==> flow/design.v <==
module qmult #(
    parameter N = 16,
    parameter Q = 10
)(
    input signed [N-1:0] a,
    input signed [N-1:0] b,
    output signed [N-1:0] out
);
    wire signed [2*N-1:0] temp;
    assign temp = a * b;
    assign out = temp[Q+N-1 : Q]; 
endmodule
module leaky_relu_layer #(
    parameter DATA_WIDTH = 16
)(
    input  wire clk,
    input  wire rst_n,
    input  wire valid_in,
    input  wire signed [DATA_WIDTH-1:0] data_in,
    output reg  valid_out,
    output reg  signed [DATA_WIDTH-1:0] data_out
);
    wire signed [DATA_WIDTH-1:0] val_shift_3;
    wire signed [DATA_WIDTH-1:0] val_shift_4;
    wire signed [DATA_WIDTH-1:0] val_shift_6;
    wire signed [DATA_WIDTH-1:0] neg_result;
    assign val_shift_3 = data_in >>> 3;  
    assign val_shift_4 = data_in >>> 4;  
    assign val_shift_6 = data_in >>> 6;  
    assign neg_result = val_shift_3 + val_shift_4 + val_shift_6;
    always @(posedge clk or negedge rst_n) begin
        if (!rst_n) begin
            valid_out <= 0;
            data_out  <= 0;
        end 
        else if (valid_in) begin
            valid_out <= 1;
            if (data_in >= 0) begin
                data_out <= data_in;
            end else begin
                data_out <= neg_result;
            end
        end 
        else begin
            valid_out <= 0;
        end
    end
endmodule
module upsample_layer_2d #(
    parameter IN_WIDTH   = 14, 
    parameter DATA_WIDTH = 16
)(
    input  wire clk, rst_n,
    input  wire valid_in,
    input  wire signed [DATA_WIDTH-1:0] data_in,
    output wire ready_in, 
    input  wire ready_out, 
    output reg  valid_out,
    output reg  signed [DATA_WIDTH-1:0] data_out
);
    localparam OUT_WIDTH = IN_WIDTH * 2;
    localparam S_READ_PIXEL  = 0;
    localparam S_EMIT_H_ZERO = 1; 
    localparam S_EMIT_V_ROW  = 2;
    reg [1:0] state;
    reg [15:0] col_cnt; 
    reg [15:0] row_cnt; 
    assign ready_in = (state == S_READ_PIXEL) && ready_out && (!valid_out || ready_out);
    always @(posedge clk or negedge rst_n) begin
        if (!rst_n) begin
            state <= S_READ_PIXEL;
            valid_out <= 0; data_out <= 0;
            col_cnt <= 0; row_cnt <= 0;
        end else begin
            if (valid_out && !ready_out) begin
                valid_out <= 1; 
            end else begin
                valid_out <= 0;  
                case (state)
                    S_READ_PIXEL: begin
                        if (valid_in && ready_out) begin
                            valid_out <= 1;
                            data_out  <= data_in;
                            state     <= S_EMIT_H_ZERO;
                        end
                    end
                    S_EMIT_H_ZERO: begin
                        if (ready_out) begin 
                            valid_out <= 1;
                            data_out  <= 0;
                            if (col_cnt == IN_WIDTH - 1) begin
                                col_cnt <= 0;
                                state   <= S_EMIT_V_ROW;
                            end else begin
                                col_cnt <= col_cnt + 1;
                                state   <= S_READ_PIXEL;
                            end
                        end
                    end
                    S_EMIT_V_ROW: begin
                        if (ready_out) begin
                            valid_out <= 1;
                            data_out  <= 0;
                            if (row_cnt == OUT_WIDTH - 1) begin
                                row_cnt <= 0;
                                state   <= S_READ_PIXEL;
                            end else begin
                                row_cnt <= row_cnt + 1;
                            end
                        end
                    end
                endcase
            end
        end
    end
endmodule
module zero_pad_layer #(
    parameter DATA_WIDTH = 16,
    parameter IMG_WIDTH  = 14,    
    parameter IMG_HEIGHT = 14,    
    parameter PAD_TOP    = 1,
    parameter PAD_BOTTOM = 2,
    parameter PAD_LEFT   = 1,
    parameter PAD_RIGHT  = 2
)(
    input  wire clk, rst_n,
    input  wire valid_in,
    input  wire signed [DATA_WIDTH-1:0] data_in,
    output wire ready_in,
    input  wire ready_out,
    output reg  valid_out,
    output reg  signed [DATA_WIDTH-1:0] data_out
);
    localparam TOTAL_WIDTH  = PAD_LEFT + IMG_WIDTH + PAD_RIGHT;
    localparam TOTAL_HEIGHT = PAD_TOP + IMG_HEIGHT + PAD_BOTTOM;
    reg [15:0] out_x;
    reg [15:0] out_y;
    reg frame_done; 
    reg [11:0] flush_cnt; 
    localparam FLUSH_CYCLES = 1024; 
    wire region_active_x = (out_x >= PAD_LEFT) && (out_x < PAD_LEFT + IMG_WIDTH);
    wire region_active_y = (out_y >= PAD_TOP)  && (out_y < PAD_TOP + IMG_HEIGHT);
    wire inside_content  = region_active_x && region_active_y;
    always @(*) begin
        if (frame_done) begin
            valid_out = 1'b0;
            data_out  = 0;
        end 
        else if (inside_content) begin
            valid_out = valid_in;
            data_out  = data_in;
        end else begin
            valid_out = 1'b1; 
            data_out  = {DATA_WIDTH{1'b0}};
        end
    end
    assign ready_in = !frame_done && (flush_cnt == 0) && inside_content && ready_out;
    wire fire_out = valid_out && ready_out;
    always @(posedge clk or negedge rst_n) begin
        if (!rst_n) begin
            out_x <= 0; out_y <= 0; frame_done <= 0; flush_cnt <= 0;
        end else begin
            if (flush_cnt > 0) begin
                if (fire_out) begin
                    if (flush_cnt == FLUSH_CYCLES) frame_done <= 1;
                    else flush_cnt <= flush_cnt + 1;
                end
            end
            else if (fire_out) begin
                if (out_x == TOTAL_WIDTH - 1) begin
                    out_x <= 0;
                    if (out_y == TOTAL_HEIGHT - 1) flush_cnt <= 1; 
                    else out_y <= out_y + 1;
                end else out_x <= out_x + 1;
            end
        end
    end
endmodule
module conv2d_4x4_layer #(
    parameter IMG_WIDTH  = 16,
    parameter DATA_WIDTH = 16
)(
    input  wire clk,
    input  wire rst_n,
    input  wire valid_in,
    input  wire signed [DATA_WIDTH-1:0] data_in,
    input  wire signed [DATA_WIDTH-1:0] w0, w1, w2, w3,
    input  wire signed [DATA_WIDTH-1:0] w4, w5, w6, w7,
    input  wire signed [DATA_WIDTH-1:0] w8, w9, w10, w11,
    input  wire signed [DATA_WIDTH-1:0] w12, w13, w14, w15,
    input  wire signed [DATA_WIDTH-1:0] bias,
    output reg  valid_out,
    output reg  signed [DATA_WIDTH-1:0] data_out
);
    reg signed [DATA_WIDTH-1:0] line_buff_0 [0:IMG_WIDTH-1];
    reg signed [DATA_WIDTH-1:0] line_buff_1 [0:IMG_WIDTH-1];
    reg signed [DATA_WIDTH-1:0] line_buff_2 [0:IMG_WIDTH-1];
    reg signed [DATA_WIDTH-1:0] win [0:15]; 
    wire signed [DATA_WIDTH-1:0] p[0:15]; 
    wire signed [DATA_WIDTH-1:0] sum;
    reg [9:0] x_cnt, y_cnt;
    integer i;
    qmult m0 (win[15], w0,  p[0]);
    qmult m1 (win[14], w1,  p[1]);
    qmult m2 (win[13], w2,  p[2]);
    qmult m3 (win[12], w3,  p[3]);
    qmult m4 (win[11], w4,  p[4]);
    qmult m5 (win[10], w5,  p[5]);
    qmult m6 (win[9],  w6,  p[6]);
    qmult m7 (win[8],  w7,  p[7]);
    qmult m8 (win[7],  w8,  p[8]);
    qmult m9 (win[6],  w9,  p[9]);
    qmult m10(win[5],  w10, p[10]);
    qmult m11(win[4],  w11, p[11]);
    qmult m12(win[3],  w12, p[12]);
    qmult m13(win[2],  w13, p[13]);
    qmult m14(win[1],  w14, p[14]);
    qmult m15(win[0],  w15, p[15]);
    assign sum = p[0] + p[1] + p[2] + p[3] + 
                 p[4] + p[5] + p[6] + p[7] + 
                 p[8] + p[9] + p[10] + p[11] +
                 p[12] + p[13] + p[14] + p[15] + bias;
    reg valid_req;
    always @(posedge clk or negedge rst_n) begin
        if (!rst_n) begin
            valid_req <= 0;
            valid_out <= 0;
            data_out  <= 0;
            x_cnt <= 0;
            y_cnt <= 0;
            for (i = 0; i < IMG_WIDTH; i = i + 1) begin
                line_buff_0[i] <= 0;
                line_buff_1[i] <= 0;
                line_buff_2[i] <= 0;
            end
            for (i = 0; i < 16; i = i + 1) begin
                win[i] <= 0;
            end
        end 
        else if (valid_in) begin
            line_buff_0[0] <= data_in;
            line_buff_1[0] <= line_buff_0[IMG_WIDTH-1];
            line_buff_2[0] <= line_buff_1[IMG_WIDTH-1];
            for (i = 1; i < IMG_WIDTH; i = i + 1) begin
                line_buff_0[i] <= line_buff_0[i-1];
                line_buff_1[i] <= line_buff_1[i-1];
                line_buff_2[i] <= line_buff_2[i-1];
            end
            win[0] <= data_in; 
            win[1] <= win[0]; win[2] <= win[1]; win[3] <= win[2];
            win[4] <= line_buff_0[IMG_WIDTH-1];
            win[5] <= win[4]; win[6] <= win[5]; win[7] <= win[6];
            win[8] <= line_buff_1[IMG_WIDTH-1];
            win[9] <= win[8]; win[10] <= win[9]; win[11] <= win[10];
            win[12] <= line_buff_2[IMG_WIDTH-1];
            win[13] <= win[12]; win[14] <= win[13]; win[15] <= win[14];
            if (x_cnt == IMG_WIDTH-1) begin
                x_cnt <= 0;
                y_cnt <= y_cnt + 1;
            end else begin
                x_cnt <= x_cnt + 1;
            end
            if (y_cnt >= 3 && x_cnt >= 3) 
                valid_req <= 1;
            else
                valid_req <= 0;
            valid_out <= valid_req;
            data_out  <= sum;
        end
        else begin
            valid_out <= valid_req;
            data_out  <= sum;
            valid_req <= 0;
        end
    end
endmodule
module trans_conv2d_padded_layer #(
    parameter IN_WIDTH   = 7,
    parameter DATA_WIDTH = 16,
    parameter PAD_TOP    = 1,
    parameter PAD_BOTTOM = 2,
    parameter PAD_LEFT   = 1,
    parameter PAD_RIGHT  = 2
)(
    input  wire clk, rst_n,
    input  wire valid_in,
    input  wire signed [DATA_WIDTH-1:0] data_in,
    output wire ready_out, 
    input  wire signed [DATA_WIDTH-1:0] w0,w1,w2,w3,w4,w5,w6,w7,
    input  wire signed [DATA_WIDTH-1:0] w8,w9,w10,w11,w12,w13,w14,w15,
    input  wire signed [DATA_WIDTH-1:0] bias,
    output wire valid_out,
    output wire signed [DATA_WIDTH-1:0] data_out
);
    wire up_valid, up_ready;
    wire signed [DATA_WIDTH-1:0] up_data;
    upsample_layer_2d #(
        .IN_WIDTH(IN_WIDTH), 
        .DATA_WIDTH(DATA_WIDTH)
    ) upsample_inst (
        .clk(clk), .rst_n(rst_n),
        .valid_in(valid_in), .data_in(data_in), .ready_in(ready_out),
        .ready_out(up_ready), .valid_out(up_valid), .data_out(up_data)
    );
    wire pad_valid, pad_ready;
    wire signed [DATA_WIDTH-1:0] pad_data;
    zero_pad_layer #(
        .DATA_WIDTH(DATA_WIDTH),
        .IMG_WIDTH(IN_WIDTH * 2),    
        .IMG_HEIGHT(IN_WIDTH * 2),   
        .PAD_TOP(PAD_TOP), .PAD_BOTTOM(PAD_BOTTOM),
        .PAD_LEFT(PAD_LEFT), .PAD_RIGHT(PAD_RIGHT)
    ) pad_inst (
        .clk(clk), .rst_n(rst_n),
        .valid_in(up_valid), .data_in(up_data), .ready_in(up_ready),
        .ready_out(pad_ready), .valid_out(pad_valid), .data_out(pad_data)
    );
    localparam CONV_IN_WIDTH = (IN_WIDTH * 2) + PAD_LEFT + PAD_RIGHT;
    conv2d_4x4_layer #(
        .IMG_WIDTH(CONV_IN_WIDTH), 
        .DATA_WIDTH(DATA_WIDTH)
    ) conv_inst (
        .clk(clk), .rst_n(rst_n),
        .valid_in(pad_valid), .data_in(pad_data), 
        .w0(w0), .w1(w1), .w2(w2), .w3(w3), .w4(w4), .w5(w5), .w6(w6), .w7(w7),
        .w8(w8), .w9(w9), .w10(w10), .w11(w11), .w12(w12), .w13(w13), .w14(w14), .w15(w15),
        .bias(bias),
        .valid_out(valid_out), .data_out(data_out)
    );
    assign pad_ready = 1'b1; 
endmodule
module w_dec2 #(parameter DATA_WIDTH=16)(
    output wire signed [DATA_WIDTH-1:0] w0, output wire signed [DATA_WIDTH-1:0] w1, output wire signed [DATA_WIDTH-1:0] w2, output wire signed [DATA_WIDTH-1:0] w3, output wire signed [DATA_WIDTH-1:0] w4, output wire signed [DATA_WIDTH-1:0] w5, output wire signed [DATA_WIDTH-1:0] w6, output wire signed [DATA_WIDTH-1:0] w7, output wire signed [DATA_WIDTH-1:0] w8, output wire signed [DATA_WIDTH-1:0] w9, output wire signed [DATA_WIDTH-1:0] w10, output wire signed [DATA_WIDTH-1:0] w11, output wire signed [DATA_WIDTH-1:0] w12, output wire signed [DATA_WIDTH-1:0] w13, output wire signed [DATA_WIDTH-1:0] w14, output wire signed [DATA_WIDTH-1:0] w15, output wire signed [DATA_WIDTH-1:0] bias
);
    assign w0 = 16'h0114;  
    assign w1 = 16'h0108;  
    assign w2 = 16'h00ee;  
    assign w3 = 16'h00fa;  
    assign w4 = 16'h00e9;  
    assign w5 = 16'h00dd;  
    assign w6 = 16'h00cf;  
    assign w7 = 16'h00d9;  
    assign w8 = 16'h00ed;  
    assign w9 = 16'h00d6;  
    assign w10 = 16'h00e7;  
    assign w11 = 16'h00f3;  
    assign w12 = 16'h010e;  
    assign w13 = 16'h00fa;  
    assign w14 = 16'h0104;  
    assign w15 = 16'h0106;  
    assign bias = 16'h0001;  
endmodule
module figan_upconv #(
    parameter DATA_WIDTH = 16
)(
    input  wire clk,
    input  wire rst_n,
    input  wire valid_in,
    input  wire signed [DATA_WIDTH-1:0] data_in,
    output wire ready_out,
    output wire valid_out,
    output wire signed [DATA_WIDTH-1:0] data_out
);
    wire signed [DATA_WIDTH-1:0] w_d2 [0:15]; wire signed [DATA_WIDTH-1:0] b_d2;
    w_dec2 w_d2_inst (.w0(w_d2[0]), .w1(w_d2[1]), .w2(w_d2[2]), .w3(w_d2[3]), .w4(w_d2[4]), .w5(w_d2[5]), .w6(w_d2[6]), .w7(w_d2[7]), .w8(w_d2[8]), .w9(w_d2[9]), .w10(w_d2[10]), .w11(w_d2[11]), .w12(w_d2[12]), .w13(w_d2[13]), .w14(w_d2[14]), .w15(w_d2[15]), .bias(b_d2));
    wire val_d2; wire signed [DATA_WIDTH-1:0] dat_d2;
    trans_conv2d_padded_layer #(
        .IN_WIDTH(14), .DATA_WIDTH(DATA_WIDTH),
        .PAD_TOP(2), .PAD_BOTTOM(3),
        .PAD_LEFT(2), .PAD_RIGHT(3)
    ) dec2 (
        .clk(clk), .rst_n(rst_n), .valid_in(valid_in), .data_in(data_in), .ready_out(ready_out),
        .w0(w_d2[0]), .w1(w_d2[1]), .w2(w_d2[2]), .w3(w_d2[3]), .w4(w_d2[4]), .w5(w_d2[5]), .w6(w_d2[6]), .w7(w_d2[7]), .w8(w_d2[8]), .w9(w_d2[9]), .w10(w_d2[10]), .w11(w_d2[11]), .w12(w_d2[12]), .w13(w_d2[13]), .w14(w_d2[14]), .w15(w_d2[15]), .bias(b_d2), .valid_out(val_d2), .data_out(dat_d2)
    );
    leaky_relu_layer #(.DATA_WIDTH(DATA_WIDTH)) act_d2 (.clk(clk), .rst_n(rst_n), .valid_in(val_d2), .data_in(dat_d2), .valid_out(valid_out), .data_out(data_out));
endmodule
Tool chain data of figan_upconv --
The steps from the RTL of figan_upconv to its reports follow in flow order. Line numbers count from 1 in the design file above. Library cell names are shortened. A cell with n/a has no value.
Inputs: top module figan_upconv, clock port clk, cell library sky130hd, timing corner tt_025C_1v80

Word-level counts --
Yosys after proc, flatten, opt, wreduce and memory -nomap, before mapping. Print and check cells are not counted. Equal cells are merged and count once.
Bit counts: cells after elaboration 245, register bits 1799
Cells by class: reductions and logical operators 29, order comparisons 8, $mul 16, muxes and demuxes 31, $add $sub $neg 25, equal/unequal tests 14, bitwise gates (word level) 3
Operator list (number):
- multiplier 16 x 9 -> 25 bit (second input constant) | 9
- multiplier 16 x 8 -> 24 bit (second input constant) | 6
- adder 16 x 15 -> 16 bit | 11
- multiplier 16 x 7 -> 23 bit (second input constant) | 1
- 2-to-1 mux 16 bit | 8
- 2-to-1 mux 12 bit | 6
- adder 16 x 1 -> 16 bit (second input constant) | 4
- adder 16 bit | 4
- greater-or-equal comparator 16 x 2 -> 1 bit (second input constant) | 2
- < comparator 16 x 5 -> 1 bit (second input constant) | 2
- == test 16 x 6 -> 1 bit (second input constant) | 2
- case mux 16 bit (select 2 bit) | 1
- adder 10 x 1 -> 10 bit (second input constant) | 2
- greater-or-equal comparator 10 x 2 -> 1 bit (second input constant) | 2
- greater-or-equal comparator 16 x 1 -> 1 bit (second input constant) | 1
- adder 16 x 2 -> 16 bit (second input constant) | 1
- == test 16 x 4 -> 1 bit (second input constant) | 1
- == test 16 x 5 -> 1 bit (second input constant) | 1
- adder 14 x 10 -> 15 bit | 1
- adder 13 x 12 -> 14 bit | 1
- adder 12 x 1 -> 12 bit (second input constant) | 1
- > comparator 12 x 1 -> 1 bit (second input constant) | 1
- == test 12 x 11 -> 1 bit (second input constant) | 1
- logical NOT 12 bit | 1
- AND reduction 4 bit | 3
- logical AND 1 bit | 10
- == test 10 x 6 -> 1 bit (second input constant) | 1
- inequality test 2 bit (second input constant) | 5
Not listed: further kinds 18, cells in them 37.

Depth --
Yosys ltp: most cells in a row. Word level: on the elaborated netlist, between registers, memories and ports. Mapped: between sequential cells and ports; inverters and the memories' decode and read muxes count.
Depth: depth after elaboration 17, ABC_AREA 0, depth in mapped cells 41

Netlist --
Source: synth_stat.txt of the flow (Yosys; design flattened, memories mapped). It holds for the ABC_AREA given above (unset counts as 0); a run with the other value may have another netlist.
Synthesis totals: buffers 381, area of sequential cells 45044.5 sq um, flip-flop cells 1800, standard cells after synthesis 11880, chip area (Yosys) 109428.7 sq um
Cell types:
- dfrtp_1 | number 1799, area in all 4.5E+04 sq um
- nand2_1 | number 4770, area in all 1.79E+04 sq um
- fa_1 | number 839, area in all 1.68E+04 sq um
- ha_1 | number 965, area in all 1.21E+04 sq um
- inv_1 | number 1570, area in all 5.89E+03 sq um
- xnor2_1 | number 225, area in all 1970.64 sq um
- o21ai_0 | number 240, area in all 1.2E+03 sq um
- xor2_1 | number 106, area in all 928.39 sq um
- clkbuf_1 | number 220, area in all 825.792 sq um
- buf_2 | number 157, area in all 785.754 sq um
- nor2_1 | number 203, area in all 761.981 sq um
- a21oi_1 | number 137, area in all 685.658 sq um
- a21o_1 | number 57, area in all 427.91 sq um
- nor3_1 | number 66, area in all 330.317 sq um
- o21a_1 | number 43, area in all 322.81 sq um
- nand3_1 | number 58, area in all 290.278 sq um
- nor2b_1 | number 36, area in all 225.216 sq um
- nand4_1 | number 31, area in all 193.936 sq um
Other cell types: 67; their cells: 358. The figures by module come from a second, unflattened synthesis with its own total; it is not the netlist above.
Second synthesis, totals: cell total of the unflattened synthesis 19706, area (unflattened synthesis) 205362.0 sq um
Each row is one instance without its submodules.
By module:
- qmult | area 8029.0 sq um, cells 910, instances 16
- conv2d_4x4_layer | area 68444.4 sq um, cells 4218, instances 1
- zero_pad_layer | area 2581.2 sq um, cells 268, instances 1
- upsample_layer_2d | area 2354.8 sq um, cells 231, instances 1
- w_dec2 | area 2049.5 sq um, cells 274, instances 1
- leaky_relu_layer (DATA_WIDTH=16) | area 1465.2 sq um, cells 154, instances 1
- trans_conv2d_padded_layer | area 3.8 sq um, cells 1, instances 1
- figan_upconv | area 0.0 sq um, cells 0, instances 1

Path before layout --
Path of least setup slack by OpenSTA after synthesis, without wires, with an ideal clock, recovery checks aside; 20% of the period is set as input and as output delay. Where synthesis merged equal registers, the netlist keeps one of their names.
Timing path after synthesis: path type register to register, start register (no name shown), end register dec2.conv_inst.data_out[15], arrival 9.625 ns, path buffers 0, stages 41, required time 12.864 ns, clock period 13.0 ns, path slack 3.239 ns, path delay 9.761 ns, library setup time 0.136 ns, synthesis period reached 9.761 ns
"path delay" is the arrival time less input delay plus setup time. "stages": output pins that drive a net of the path, with the launching flip-flop's if there is one; two outputs of one cell count as two. "synthesis period reached" = period - worst setup slack (recovery checks aside). The figure is calculated, with input and output delays left at 20% of the set period. Between the ends stands the longest chain of elaborated cells between them, by number of cells; it is not shown to be the way that was timed. Of several equally long chains one is given. Each line given opens the expression or statement behind the cell; cells for indexed reads and writes are added by Yosys, which also makes memories of some case tables. A register here has more assigning lines than the two given.
On the way, after synthesis: cell sequence dfrtp_1 > inv_1 > fa_1 > inv_1 > ha_1 > ha_1 > inv_1 > fa_1 > inv_1 > ha_1 > a41o_1 > a21o_1 > a2111oi_4 > o21bai_2 > a2111oi_4 > a21oi_1 > a21o_1 > a21o_1 > [5 not listed] > fa_1 > fa_1 > fa_1 > inv_1 > fa_1 > inv_1 > ha_1 > o21ai_0 > nand2_1 > a31oi_1 > nor2b_1 > o21a_1 > nor4_1 > nor3_1 > a31o_2 > xnor3_1 > xnor3_1 > xor3_1, length of the longest elaborated chain 12, elaborated cells on any way between the ends 12, RTL lines with such cells 2, classes of those cells add/sub (11); mul (1)
RTL lines, path after synthesis:
- multiplier 16 x 9 -> 25 bit | RTL line 10 | assign temp = a * b;
- adder 16 x 15 -> 16 bit x6 | RTL line 219 | assign sum = p[0] + p[1] + p[2] + p[3] +
- adder 16 bit | RTL line 219
- adder 16 x 15 -> 16 bit | RTL line 219
- adder 16 bit x2 | RTL line 219
- adder 16 x 2 -> 16 bit | RTL line 219
- end, assigned | RTL line 268 | data_out  <= sum;
- end, assigned | RTL line 272 | data_out  <= sum;
- end, declared | RTL line 193 | output reg  signed [DATA_WIDTH-1:0] data_out

Worst path after layout --
From the final timing report of run A: the path of least setup slack in the routed layout; clock arrival at registers is part of the times.
Timing path post-layout: path type register to register, start register dec2.conv_inst.win[12][2], end register dec2.conv_inst.data_out[15], path buffers 1, arrival 11.24 ns, clock period 9.49 ns, path slack -0.97 ns, required time 10.27 ns, library setup time 0.12 ns, stages 37
Between the ends stands the longest chain of elaborated cells between them, by number of cells; it is not shown to be the way that was timed. Of several equally long chains one is given. A register here has more assigning lines than the two given.
On the way, post-layout: cell sequence dfrtp_2 > fa_1 > ha_4 > ha_4 > inv_1 > fa_1 > inv_1 > ha_1 > and3_1 > a31o_1 > a21o_1 > a2111o_1 > a31oi_4 > buf_4 > o2111ai_1 > a31oi_2 > o21ai_2 > nor4_1 > nor3_2 > xnor2_1 > fa_2 > inv_1 > fa_1 > inv_1 > fa_2 > fa_1 > fa_1 > fa_1 > xnor2_1 > xnor2_1 > xnor2_1 > xnor2_1 > xnor2_1 > xnor2_1 > xnor3_1 > xnor3_1 > xor3_1, length of the longest elaborated chain 15, elaborated cells on any way between the ends 15, RTL lines with such cells 2, classes of those cells add/sub (14); mul (1)
RTL lines, path post-layout:
- start, declared | RTL line 198 | reg signed [DATA_WIDTH-1:0] win [0:15];
- start, assigned | RTL line 237 | win[i] <= 0;
- start, assigned | RTL line 255 | win[12] <= line_buff_2[IMG_WIDTH-1];
- multiplier 16 x 8 -> 24 bit | RTL line 10 | assign temp = a * b;
- adder 16 x 15 -> 16 bit x9 | RTL line 219 | assign sum = p[0] + p[1] + p[2] + p[3] +
- adder 16 bit | RTL line 219
- adder 16 x 15 -> 16 bit | RTL line 219
- adder 16 bit x2 | RTL line 219
- adder 16 x 2 -> 16 bit | RTL line 219
- end, assigned | RTL line 268 | data_out  <= sum;
- end, assigned | RTL line 272 | data_out  <= sum;
- end, declared | RTL line 193 | output reg  signed [DATA_WIDTH-1:0] data_out

Appendix: measured runs

6 stored runs of figan_upconv in the flow (synthesis by Yosys, layout by OpenROAD, sky130hd cells), in arbitrary order. Constraints: input delay and output delay 20% of the set period each, output load 0.01 pF.

* Run A | settings: CELL_PAD_IN_SITES_DETAIL_PLACEMENT 2; CORE_ASPECT_RATIO 0.54; CORE_MARGIN 7; CORE_UTILIZATION 17; GPL_TIMING_DRIVEN 1; MAX_ROUTING_LAYER met4; MIN_ROUTING_LAYER met2; SLEW_MARGIN 15; period_ns 9.49; CAP_MARGIN 20 | results: post-synthesis cell area 109428.7 sq um; standard-cell area after layout 132637.0 sq um; area inside the die boundary 667433.0 sq um; utilization in the final report 0.207; smallest setup slack -0.971 ns
* Run B | settings: CAP_MARGIN 0; CELL_PAD_IN_SITES_DETAIL_PLACEMENT 2; CORE_ASPECT_RATIO 0.52; CORE_MARGIN 9; CORE_UTILIZATION 31; CTS_CLUSTER_DIAMETER 26; CTS_CLUSTER_SIZE 41; GPL_ROUTABILITY_DRIVEN 0; GPL_TIMING_DRIVEN 0; MAX_ROUTING_LAYER met4; MIN_ROUTING_LAYER met1; PLACE_DENSITY_LB_ADDON 0.11; SETUP_SLACK_MARGIN -0.22; SLEW_MARGIN 25; TNS_END_PERCENT 30; period_ns 8.15 | results: post-synthesis cell area 109428.7 sq um; standard-cell area after layout 132163.0 sq um; area inside the die boundary 375860.0 sq um; utilization in the final report 0.378; smallest setup slack -2.422 ns
* Run C | settings: CORE_UTILIZATION 54; period_ns 10.9; CAP_MARGIN 20; CORE_MARGIN 2; SLEW_MARGIN 20 | results: post-synthesis cell area 109428.7 sq um; standard-cell area after layout 119013.0 sq um; area inside the die boundary 206261.0 sq um; utilization in the final report 0.59; smallest setup slack 0.552 ns
* Run D | settings: period_ns 8.04; CAP_MARGIN 20; CORE_MARGIN 2; CORE_UTILIZATION 40; SLEW_MARGIN 20 | results: post-synthesis cell area 109428.7 sq um; standard-cell area after layout 128691.0 sq um; area inside the die boundary 277771.0 sq um; utilization in the final report 0.472; smallest setup slack -1.823 ns
* Run E | settings: CELL_PAD_IN_SITES_DETAIL_PLACEMENT 0; CELL_PAD_IN_SITES_GLOBAL_PLACEMENT 2; CORE_UTILIZATION 49; CTS_CLUSTER_DIAMETER 388; GPL_ROUTABILITY_DRIVEN 1; GPL_TIMING_DRIVEN 0; MAX_ROUTING_LAYER met4; MIN_ROUTING_LAYER met1; PLACE_DENSITY_LB_ADDON 0.14; SETUP_SLACK_MARGIN 2.86; period_ns 12.7; CAP_MARGIN 20; CORE_MARGIN 2; SLEW_MARGIN 20 | results: post-synthesis cell area 109428.7 sq um; standard-cell area after layout 121605.0 sq um; area inside the die boundary 227119.0 sq um; utilization in the final report 0.548; smallest setup slack 2.299 ns
* Run F | settings: ABC_AREA 0; CELL_PAD_IN_SITES_DETAIL_PLACEMENT 2; CELL_PAD_IN_SITES_GLOBAL_PLACEMENT 2; CORE_MARGIN 5; CORE_UTILIZATION 26; CTS_CLUSTER_DIAMETER 344; GPL_TIMING_DRIVEN 0; PLACE_DENSITY_LB_ADDON 0.13; SETUP_SLACK_MARGIN 0.26; period_ns 6.84; CAP_MARGIN 20; SLEW_MARGIN 20 | results: post-synthesis cell area 109428.7 sq um; standard-cell area after layout 126616.0 sq um; area inside the die boundary 433952.0 sq um; utilization in the final report 0.302; smallest setup slack -3.365 ns
